==> flow/design.v <==
module convolve #(parameter KERNEL_SIZE = 9,
                  parameter DATA_WIDTH  = 8,
                  parameter KDATA_WIDTH = 8,
                  parameter ACTIVATION  = "RELU")
(
   input  logic                   clk,
   input  logic                   rst,
   input  logic                   en_convolve,
   input  logic [0:KERNEL_SIZE-1] [DATA_WIDTH-1:0] image,
   input  logic [0:KERNEL_SIZE-1][KDATA_WIDTH-1:0] kernel,  
   output logic  [DATA_WIDTH-1:0] feature_map,
   output logic                   feature_out
);
function [DATA_WIDTH-1:0] activation;
   input [DATA_WIDTH+KDATA_WIDTH+$clog2(KERNEL_SIZE)-1:0] weighted_inputs;
   begin
      case(ACTIVATION)
         "RELU": begin
            if (weighted_inputs[DATA_WIDTH+KDATA_WIDTH+$clog2(KERNEL_SIZE)-1]) activation = 0;  
            else activation = weighted_inputs[DATA_WIDTH+KDATA_WIDTH-2-1:KDATA_WIDTH-2];      
         end
         "SIGNUM": begin
            if (weighted_inputs[DATA_WIDTH+KDATA_WIDTH+$clog2(KERNEL_SIZE)-1]) activation = 0;  
            else activation = {DATA_WIDTH{1'b1}};
         end
         default: activation = 'h0;
      endcase
   end
endfunction
function [KDATA_WIDTH-1:0] twos_compl;
   input [KDATA_WIDTH-1:0] kernel;
   twos_compl = (~kernel) + 1;
endfunction
logic en_convolve_q;
logic [0:KERNEL_SIZE-1][DATA_WIDTH+KDATA_WIDTH-1:0] feat_mult_c;
logic [0:KERNEL_SIZE-1][DATA_WIDTH+KDATA_WIDTH-1:0] feat_mult_q;
logic [DATA_WIDTH+KDATA_WIDTH+$clog2(KERNEL_SIZE)-1:0] feature_map_c;
logic [0:KERNEL_SIZE-1][KDATA_WIDTH-1:0] kernel_abs;
always_comb begin
   for (int i=0;i<KERNEL_SIZE; i=i+1) begin
      kernel_abs[i] = kernel[i][KDATA_WIDTH-1] ? twos_compl(kernel[i]) : kernel[i];  
   end
end
always_comb begin
   feat_mult_c = 'h0;
   for (int i=0; i<KERNEL_SIZE; i=i+1) begin
      feat_mult_c[i][DATA_WIDTH+KDATA_WIDTH-1]     = kernel[i][KDATA_WIDTH-1];                 
      feat_mult_c[i][DATA_WIDTH+KDATA_WIDTH-2:0]   = image[i]*kernel_abs[i][KDATA_WIDTH-2:0];  
   end
end
always_comb begin
   feature_map_c = 'h0;
   for (int i=0; i<KERNEL_SIZE; i=i+1) begin
      feature_map_c = feat_mult_q[i][DATA_WIDTH+KDATA_WIDTH-1] ? feature_map_c - feat_mult_q[i][DATA_WIDTH+KDATA_WIDTH-2:0]:  
                                                                 feature_map_c + feat_mult_q[i][DATA_WIDTH+KDATA_WIDTH-2:0];   
   end
end
always_ff@(posedge clk) begin
   en_convolve_q <= en_convolve;
end
always_ff@(posedge clk, negedge rst) begin
   if (~rst) begin
      feat_mult_q <= 'h0;
      feature_map <= 'h0;
      feature_out <= 1'b0;
   end
   else begin
      if (en_convolve) begin
         feat_mult_q <= feat_mult_c;
      end
      if (en_convolve_q) begin
         feature_map <= activation(feature_map_c);  
         feature_out <= 1'b1;
      end else begin
         feature_map <= 'h0;
         feature_out <= 1'b0;
      end
   end
end
endmodule
module conv_layer # (parameter KERNEL_SIZE = 3,
                     parameter IMGCOL      = 8,
                     parameter IMGROW      = 8,
                     parameter DATA_WIDTH  = 8,
                     parameter KDATA_WIDTH = 8,
                     parameter ACTIVATION  = "RELU")
(
   input  logic                   clk,
   input  logic                   rst,
   input  logic [0:IMGROW-1][0:IMGCOL-1][DATA_WIDTH-1:0]  image,
   input  logic [0:KERNEL_SIZE-1][0:KERNEL_SIZE-1][KDATA_WIDTH-1:0] kernel,   
   output logic [0:IMGROW-KERNEL_SIZE][0:IMGCOL-KERNEL_SIZE][DATA_WIDTH-1:0]  conv_out,
   output logic                   layer_done_out
);
localparam PAD_SIZE = (KERNEL_SIZE-1)/2;
logic [0:KERNEL_SIZE*KERNEL_SIZE-1][DATA_WIDTH-1:0]  img_window;
logic [0:KERNEL_SIZE*KERNEL_SIZE-1][KDATA_WIDTH-1:0] ker_window;
logic [$clog2(IMGCOL)-1:0] col;
logic [$clog2(IMGROW+1)-1:0] row;
logic [$clog2(IMGCOL-KERNEL_SIZE):0] out_col;
logic [$clog2(IMGROW-KERNEL_SIZE):0] out_row;
logic en_convolve, layer_conv_done, feature_out;
logic [DATA_WIDTH-1:0]  activated_feature;
always_ff@(posedge clk or negedge rst) begin
   if (~rst) begin
      row <= 'h0;
      col <= 'h0;
      layer_conv_done <= 1'b0;
   end
   else begin
      if (row == IMGROW) begin
         row <= 'h0;
         col <= 'h0;
         layer_conv_done <= 1'b1;
      end else if (col==IMGCOL-1) begin
         row <= row+'h1;
         col <= 'h0;
      end else begin
         col <= col+'h1;
         layer_conv_done <= 1'b0;
      end
   end
end
assign layer_done_out = layer_conv_done;
always_comb begin
   for (int i=0; i<KERNEL_SIZE; i=i+1) begin  
      for (int j=0; j<KERNEL_SIZE; j=j+1) begin   
         ker_window[i*KERNEL_SIZE+j] = kernel[i][j];
      end
   end
end
always_ff@(posedge clk or negedge rst) begin
   if (~rst) begin
      img_window  <= 'h0;
      en_convolve <= 1'b0;
   end else begin
      if (row>PAD_SIZE-1 && row<IMGROW-PAD_SIZE &&   
          col>PAD_SIZE-1 && col<IMGCOL-PAD_SIZE)    
      begin
         en_convolve <= 1'b1;
         for (int i=0; i<KERNEL_SIZE; i=i+1) begin  
            for (int j=0; j<KERNEL_SIZE; j=j+1) begin   
               img_window[i*KERNEL_SIZE+j] <= image[row-PAD_SIZE+i][col-PAD_SIZE+j];
            end
         end
      end else begin
         en_convolve <= 1'b0;
         img_window  <= 'h0;
      end
   end
end
convolve #(
   .KERNEL_SIZE (KERNEL_SIZE*KERNEL_SIZE),
   .DATA_WIDTH  (DATA_WIDTH),
   .KDATA_WIDTH (KDATA_WIDTH),
   .ACTIVATION  (ACTIVATION)
) u_convolve (
   .clk          (clk),
   .rst          (rst),
   .en_convolve  (en_convolve),
   .image        (img_window),
   .kernel       (ker_window),
   .feature_map  (activated_feature),
   .feature_out  (feature_out)
);
always_ff@(posedge clk or negedge rst) begin
   if (~rst) begin
      out_row <= 'h0;
      out_col <= 'h0;
   end
   else if (feature_out || layer_conv_done) begin
      if (out_row == IMGROW-KERNEL_SIZE+1 || layer_conv_done) begin
         out_row <= 'h0;
         out_col <= 'h0;
      end else if (out_col==IMGCOL-KERNEL_SIZE) begin
         out_row <= out_row+'h1;
         out_col <= 'h0;
      end else begin
         out_col <= out_col+'h1;
      end
   end
end
always_ff@(posedge clk or negedge rst) begin
   if (~rst) begin
      conv_out <= 'h0;
   end else if (out_row <= IMGROW-KERNEL_SIZE && out_col <= IMGCOL-KERNEL_SIZE) begin
      conv_out[out_row][out_col] <= activated_feature;
   end
end
endmodule
module conv_top (
   input  logic         clk,
   input  logic         rst,
   input  logic [511:0] image,
   input  logic [71:0]  kernel,
   output logic [287:0] conv_out,
   output logic         layer_done_out
);
logic [0:7][0:7][7:0] image_a;
logic [0:2][0:2][7:0] kernel_a;
logic [0:5][0:5][7:0] conv_out_a;
always_comb begin
   for (int r=0; r<8; r++)
      for (int c=0; c<8; c++)
         image_a[r][c] = image[(r*8+c)*8 +: 8];
   for (int i=0; i<3; i++)
      for (int j=0; j<3; j++)
         kernel_a[i][j] = kernel[(i*3+j)*8 +: 8];
   for (int r=0; r<6; r++)
      for (int c=0; c<6; c++)
         conv_out[(r*6+c)*8 +: 8] = conv_out_a[r][c];
end
conv_layer #(
   .KERNEL_SIZE (3),
   .IMGCOL      (8),
   .IMGROW      (8),
   .DATA_WIDTH  (8),
   .KDATA_WIDTH (8),
   .ACTIVATION  ("RELU")
) u_conv_layer (
   .clk            (clk),
   .rst            (rst),
   .image          (image_a),
   .kernel         (kernel_a),
   .conv_out       (conv_out_a),
   .layer_done_out (layer_done_out)
);
endmodule
Tool chain data of conv_top
What the tools print for conv_top, step after step.
Lines are those of the file above, counted from 1.
Cell names lack the library's common part.
A cell with - has no value.
- top: conv_top
- clock: clk
- cell library: sky130hd
- library corner: tt_025C_1v80

After elaboration
Counts by Yosys on the flattened word-level netlist (proc, flatten, opt, wreduce; memories kept). Register bits leave out memories and registers merged into their read ports (data or address). Print and check cells are left out. Cells with the same type and inputs are merged into one.
- clocked read ports x word width at 0
- flip-flop bits (word level) at 531
- noted bits in writable memories: 0
- noted ROM bits: 0
- memories kept at 0
- output and inout bits at 289
- noted bits in latches: 0
- noted input bits: 586
- cells after elaboration: 161
- equal/unequal tests: 5
- noted add/subtract/negate cells: 55
- muxes and demuxes at 41
- order comparisons: 6
- reduce/logical cells at 9
- bitwise gates (word level) at 12
- noted divide/modulo/power cells: 0
- noted multipliers: 10
- shifts and indexed selects: 11
- operators by type and width (operator ; number):
    variable part select 512 x 32 -> 8 bit ; 9
    multiplier 8 x 7 -> 15 bit ; 9
    adder 32 bit ; 10
    AND 288 bit ; 1
    bitwise OR 288 bit ; 1
    NOT 288 bit ; 1
    variable shift 8 x 33 -> 288 bit ; 1
    variable shift 8 x 33 -> 288 bit (first input constant) ; 1
    two-way mux 20 bit ; 9
    adder 20 x 15 -> 20 bit ; 8
    subtractor 20 x 15 -> 20 bit ; 8
    two-way mux 8 bit ; 11
    subtractor 3 x 29 -> 29 bit (first input constant) ; 3
    subtractor 3 x 26 -> 26 bit (first input constant) ; 3
    multiplier 32 x 2 -> 28 bit (second input constant) ; 1
    adder 7 x 1 -> 7 bit (second input constant) ; 9
    NOT 7 bit ; 9
    two-way mux 7 bit ; 9
    negator 32 -> 33 bit ; 1
    adder 29 x 1 -> 29 bit (second input constant) ; 1
    adder 29 x 2 -> 29 bit (second input constant) ; 1
    adder 26 x 1 -> 26 bit (second input constant) ; 1
    adder 26 x 2 -> 26 bit (second input constant) ; 1
    two-way mux 4 bit ; 6
    subtractor 1 x 15 -> 16 bit (first input constant) ; 1
    adder 4 x 1 -> 4 bit (second input constant) ; 3
    subtractor 3 x 4 -> 5 bit (first input constant) ; 2
    <= comparator 4 x 3 -> 1 bit (second input constant) ; 2
Not listed: further kinds 17, cells in them 27.

Longest topological paths
Longest topological path by Yosys (ltp), each cell counted once; first at word level (registers and memories cut), then after technology mapping (sequential cells cut; the memories' decode and read muxes count).
- depth after elaboration: 20
- ABC_AREA at 1
- depth in mapped cells at 62
- depth with buffers taken out at 62

Mapped cells and area
Source: synth_stat.txt of the flow (Yosys; design flattened, memories mapped). It holds for the ABC_AREA given above (unset counts as 0); a run with the other value may have another netlist.
- noted buffers: 467
- noted mapped area: 65467.8 um^2
- noted mapped flip-flops: 531
- noted sequential part of the area: 13282.7 um^2
- mapped cells at 9858
- cells by type (cell type ; number ; area in all (um^2)):
    dfrtp_1 ; 530 ; 1.33E+04
    nand2_1 ; 2581 ; 9.69E+03
    ha_1 ; 529 ; 6.62E+03
    fa_1 ; 281 ; 5.63E+03
    inv_1 ; 1496 ; 5.62E+03
    o21ai_0 ; 936 ; 4.68E+03
    a21oi_1 ; 586 ; 2.93E+03
    nor2_1 ; 613 ; 2.3E+03
    xor2_1 ; 255 ; 2.23E+03
    nand4_1 ; 331 ; 2.07E+03
    clkbuf_1 ; 395 ; 1.48E+03
    nand3_1 ; 292 ; 1.46E+03
    o211ai_1 ; 137 ; 1.03E+03
    xnor2_1 ; 115 ; 1.01E+03
    mux2i_1 ; 59 ; 590.566
    or2_2 ; 67 ; 419.152
    nor3_1 ; 74 ; 370.355
    a31oi_1 ; 51 ; 319.056
Other cell types: 45; their cells: 530.

Timing after synthesis
OpenSTA on the mapped netlist: ideal clock, no wires. The path of least setup slack (recovery checks aside). Input and output delay are each 20% of the period. Register names are those of the netlist, which keeps one name where synthesis merged equal registers.
- kind: reg-to-reg
- from: register u_conv_layer.u_convolve.feat_mult_q
- to: register u_conv_layer.u_convolve.feature_map[0]
- period at 11000 ps
- path buffers: 1
- data required time: 10921 ps
- driving pins on the path: 55
- delay of the path: 9419 ps
- noted launch time at the first pin: 0 ps
- setup time: 79 ps
- arrival time: 9340 ps
- setup slack at 1581 ps
- noted synthesis period reached: 9419 ps
"delay of the path" = arrival - input delay + setup time.
"driving pins on the path": output pins that drive a net of the path, with the launching flip-flop's if there is one; two outputs of one cell count as two.
"synthesis period reached" = period - worst setup slack (recovery checks aside). The figure is calculated, with input and output delays left at 20% of the set period.
An end named without its bit number is one bit of that signal or, where synthesis recoded a state register, one of its new flip-flops.
Between the ends stands the longest chain of elaborated cells between them, by number of cells; it is not shown to be the way that was timed. Of several equally long chains one is given.
Each line given opens the expression or statement behind the cell; cells for indexed reads and writes are added by Yosys, which also makes memories of some case tables.
At most two assigning lines are given for a register; there are more.
- path through: dfrtp_1 -> clkbuf_1 -> clkinv_1 -> or2_2 -> o21ai_0 -> inv_1 -> ha_1 -> nand3_1 -> nand2_1 -> xor2_1 -> ha_1 -> nand2_1 -> nand2_1 -> a31oi_1 -> o21ai_0 -> xor2_1 -> ha_1 -> a21oi_1 -> (+19 left out) -> nand3_1 -> nand2_1 -> xor2_1 -> ha_1 -> a21oi_1 -> o21ai_0 -> a21oi_1 -> nor2_1 -> o21ai_0 -> nand2_1 -> xor2_1 -> ha_1 -> nand4_1 -> o41ai_1 -> xnor2_1 -> xnor2_1 -> nand3_1 -> a21oi_1
- noted cells in the longest elaborated chain: 19
- elaborated cells on any way between the ends: 27
- RTL lines with such cells at 4
- classes of those cells: add/sub (16); mux (11)
- RTL lines, path post-synthesis (element ; RTL line ; text):
    start, declared ; 36 ; logic [0:KERNEL_SIZE-1][DATA_WIDTH+KDATA_WIDTH-1:0] feat_mult_q;
    start, assigned ; 63 ; feat_mult_q <= 'h0;
    start, assigned ; 69 ; feat_mult_q <= feat_mult_c;
    two-way mux 20 bit ; 54 ; feature_map_c = feat_mult_q[i][DATA_WIDTH+KDATA_WIDTH-1] ? feature_map_c - feat_mult_q[i][DATA_WIDTH+KDATA_WID ...
    adder 20 x 15 -> 20 bit ; 55 ; feature_map_c + feat_mult_q[i][DATA_WIDTH+KDATA_WIDTH-2:0];
    two-way mux 20 bit ; 54 ;
    adder 20 x 15 -> 20 bit ; 55 ;
    two-way mux 20 bit ; 54 ;
    adder 20 x 15 -> 20 bit ; 55 ;
    two-way mux 20 bit ; 54 ;
    (+5 left out) ; - ;
    two-way mux 20 bit ; 54 ;
    adder 20 x 15 -> 20 bit ; 55 ;
    two-way mux 20 bit ; 54 ;
    adder 20 x 15 -> 20 bit ; 55 ;
    two-way mux 20 bit ; 54 ;
    two-way mux 8 bit ; 19 ; if (weighted_inputs[DATA_WIDTH+KDATA_WIDTH+$clog2(KERNEL_SIZE)-1]) activation = 0;
    two-way mux 8 bit ; 71 ; if (en_convolve_q) begin
    end, assigned ; 72 ; feature_map <= activation(feature_map_c);
    end, assigned ; 75 ; feature_map <= 'h0;
    end, declared ; 11 ; output logic  [DATA_WIDTH-1:0] feature_map,

Worst path after layout
From the final timing report of job 2: the path of least setup slack in the routed layout; clock arrival at registers is part of the times.
The path's times are printed in steps of 10 ps; the period is the one set.
- kind: reg-to-reg
- from: register u_conv_layer.col[0]
- to: register u_conv_layer.img_window
- data required time: 11510 ps
- setup slack at -120 ps
- driving pins on the path: 30
- noted launch time at the first pin: 640 ps
- arrival time: 11630 ps
- period at 11000 ps
- setup time: 170 ps
- path buffers: 8
An end named without its bit number is one bit of that signal or, where synthesis recoded a state register, one of its new flip-flops.
Between the ends stands the longest chain of elaborated cells between them, by number of cells; it is not shown to be the way that was timed. Of several equally long chains one is given.
At most two assigning lines are given for a register; there are more.
- path through: dfrtp_1 -> inv_2 -> clkbuf_1 -> buf_2 -> ha_1 -> clkbuf_1 -> inv_1 -> clkbuf_1 -> clkbuf_2 -> clkbuf_1 -> clkbuf_2 -> ha_1 -> a21oi_1 -> ha_1 -> inv_1 -> ha_1 -> inv_1 -> fa_1 -> o21ai_0 -> xor2_1 -> or2_2 -> nand2_1 -> inv_1 -> clkbuf_1 -> nand2_1 -> nand2_1 -> nand3_1 -> o221ai_1 -> nand3_1 -> a31oi_1
- noted cells in the longest elaborated chain: 6
- elaborated cells on any way between the ends: 10
- RTL lines with such cells at 3
- classes of those cells: add/sub (4); compare (2); shift (1); mux (1); reduce/logical (2)
- RTL lines, path post-layout (element ; RTL line ; text):
    start, declared ; 98 ; logic [$clog2(IMGCOL)-1:0] col;
    start, assigned ; 107 ; col <= 'h0;
    start, assigned ; 119 ; col <= col+'h1;
    subtractor 3 x 1 -> 4 bit ; 143 ; img_window[i*KERNEL_SIZE+j] <= image[row-PAD_SIZE+i][col-PAD_SIZE+j];
    adder 29 x 1 -> 29 bit ; 143 ;
    subtractor 3 x 29 -> 29 bit ; 143 ;
    adder 32 bit ; 143 ;
    variable part select 512 x 32 -> 8 bit ; 143 ;
    two-way mux 8 bit ; 137 ; if (row>PAD_SIZE-1 && row<IMGROW-PAD_SIZE &&
    end, assigned ; 134 ; img_window  <= 'h0;
    end, assigned ; 143 ;
    end, declared ; 96 ; logic [0:KERNEL_SIZE*KERNEL_SIZE-1][DATA_WIDTH-1:0]  img_window;

Subject: conv_top on sky130hd, stored results

Hello all,

Measured results for conv_top: 4 stored runs of the Yosys and OpenROAD flow on sky130hd. The settings differ; the order carries no meaning. The constraints put input and output delay at 20% of the set period each and load the outputs with 0.01 pF.
"achieved clock period" = clock period - worst setup slack. The figure is calculated, with input and output delays left at 20% of the set period.

Job 1
Settings were ABC_AREA = 1; CAP_MARGIN = 5; CELL_PAD_IN_SITES_DETAIL_PLACEMENT = 1; CORE_ASPECT_RATIO = 0.86; CORE_MARGIN = 5; CORE_UTILIZATION = 50; CTS_CLUSTER_DIAMETER = 124; CTS_CLUSTER_SIZE = 59; GPL_ROUTABILITY_DRIVEN = 1; GPL_TIMING_DRIVEN = 0; MAX_ROUTING_LAYER = met5; PLACE_DENSITY_LB_ADDON = 0.05; TNS_END_PERCENT = 80; period_ns = 6.92; SLEW_MARGIN = 20
- unfinished; error DPL-0033 in clock tree synthesis

Job 2
Settings were ABC_AREA = 1; GPL_TIMING_DRIVEN = 0; PLACE_DENSITY_LB_ADDON = 0.28; period_ns = 11.0; CAP_MARGIN = 20; CORE_MARGIN = 2; CORE_UTILIZATION = 40; SLEW_MARGIN = 20
- noted the Yosys chip area after synthesis: 65467.8 um^2
- noted the post-route worst hold slack: 422 ps
- noted the worst setup slack after layout: -122 ps
- die size: 166921.0 um^2
- standard-cell area after layout: 80068.0 um^2
- noted the achieved clock period: 11122 ps
- total negative slack on setup checks at -350 ps

Job 3
Settings were ABC_AREA = 1; CAP_MARGIN = 5; CELL_PAD_IN_SITES_DETAIL_PLACEMENT = 1; CORE_ASPECT_RATIO = 0.61; CORE_UTILIZATION = 50; CTS_CLUSTER_DIAMETER = 124; CTS_CLUSTER_SIZE = 59; GPL_ROUTABILITY_DRIVEN = 1; GPL_TIMING_DRIVEN = 0; MAX_ROUTING_LAYER = met5; PLACE_DENSITY_LB_ADDON = 0.05; TNS_END_PERCENT = 80; period_ns = 5.84; CORE_MARGIN = 2; SLEW_MARGIN = 20
- unfinished; error GRT-0116 in routing

Job 4
Settings were ABC_AREA = 1; CAP_MARGIN = 40; CELL_PAD_IN_SITES_DETAIL_PLACEMENT = 1; CELL_PAD_IN_SITES_GLOBAL_PLACEMENT = 2; CORE_ASPECT_RATIO = 0.86; CORE_MARGIN = 5; CORE_UTILIZATION = 46; CTS_CLUSTER_DIAMETER = 295; CTS_CLUSTER_SIZE = 23; GPL_ROUTABILITY_DRIVEN = 1; GPL_TIMING_DRIVEN = 0; MAX_ROUTING_LAYER = met5; PLACE_DENSITY_LB_ADDON = 0.18; SETUP_SLACK_MARGIN = -1.14; SLEW_MARGIN = 40; TNS_END_PERCENT = 80; period_ns = 12.3
- unfinished; error FLW-0024 in placement

Thanks
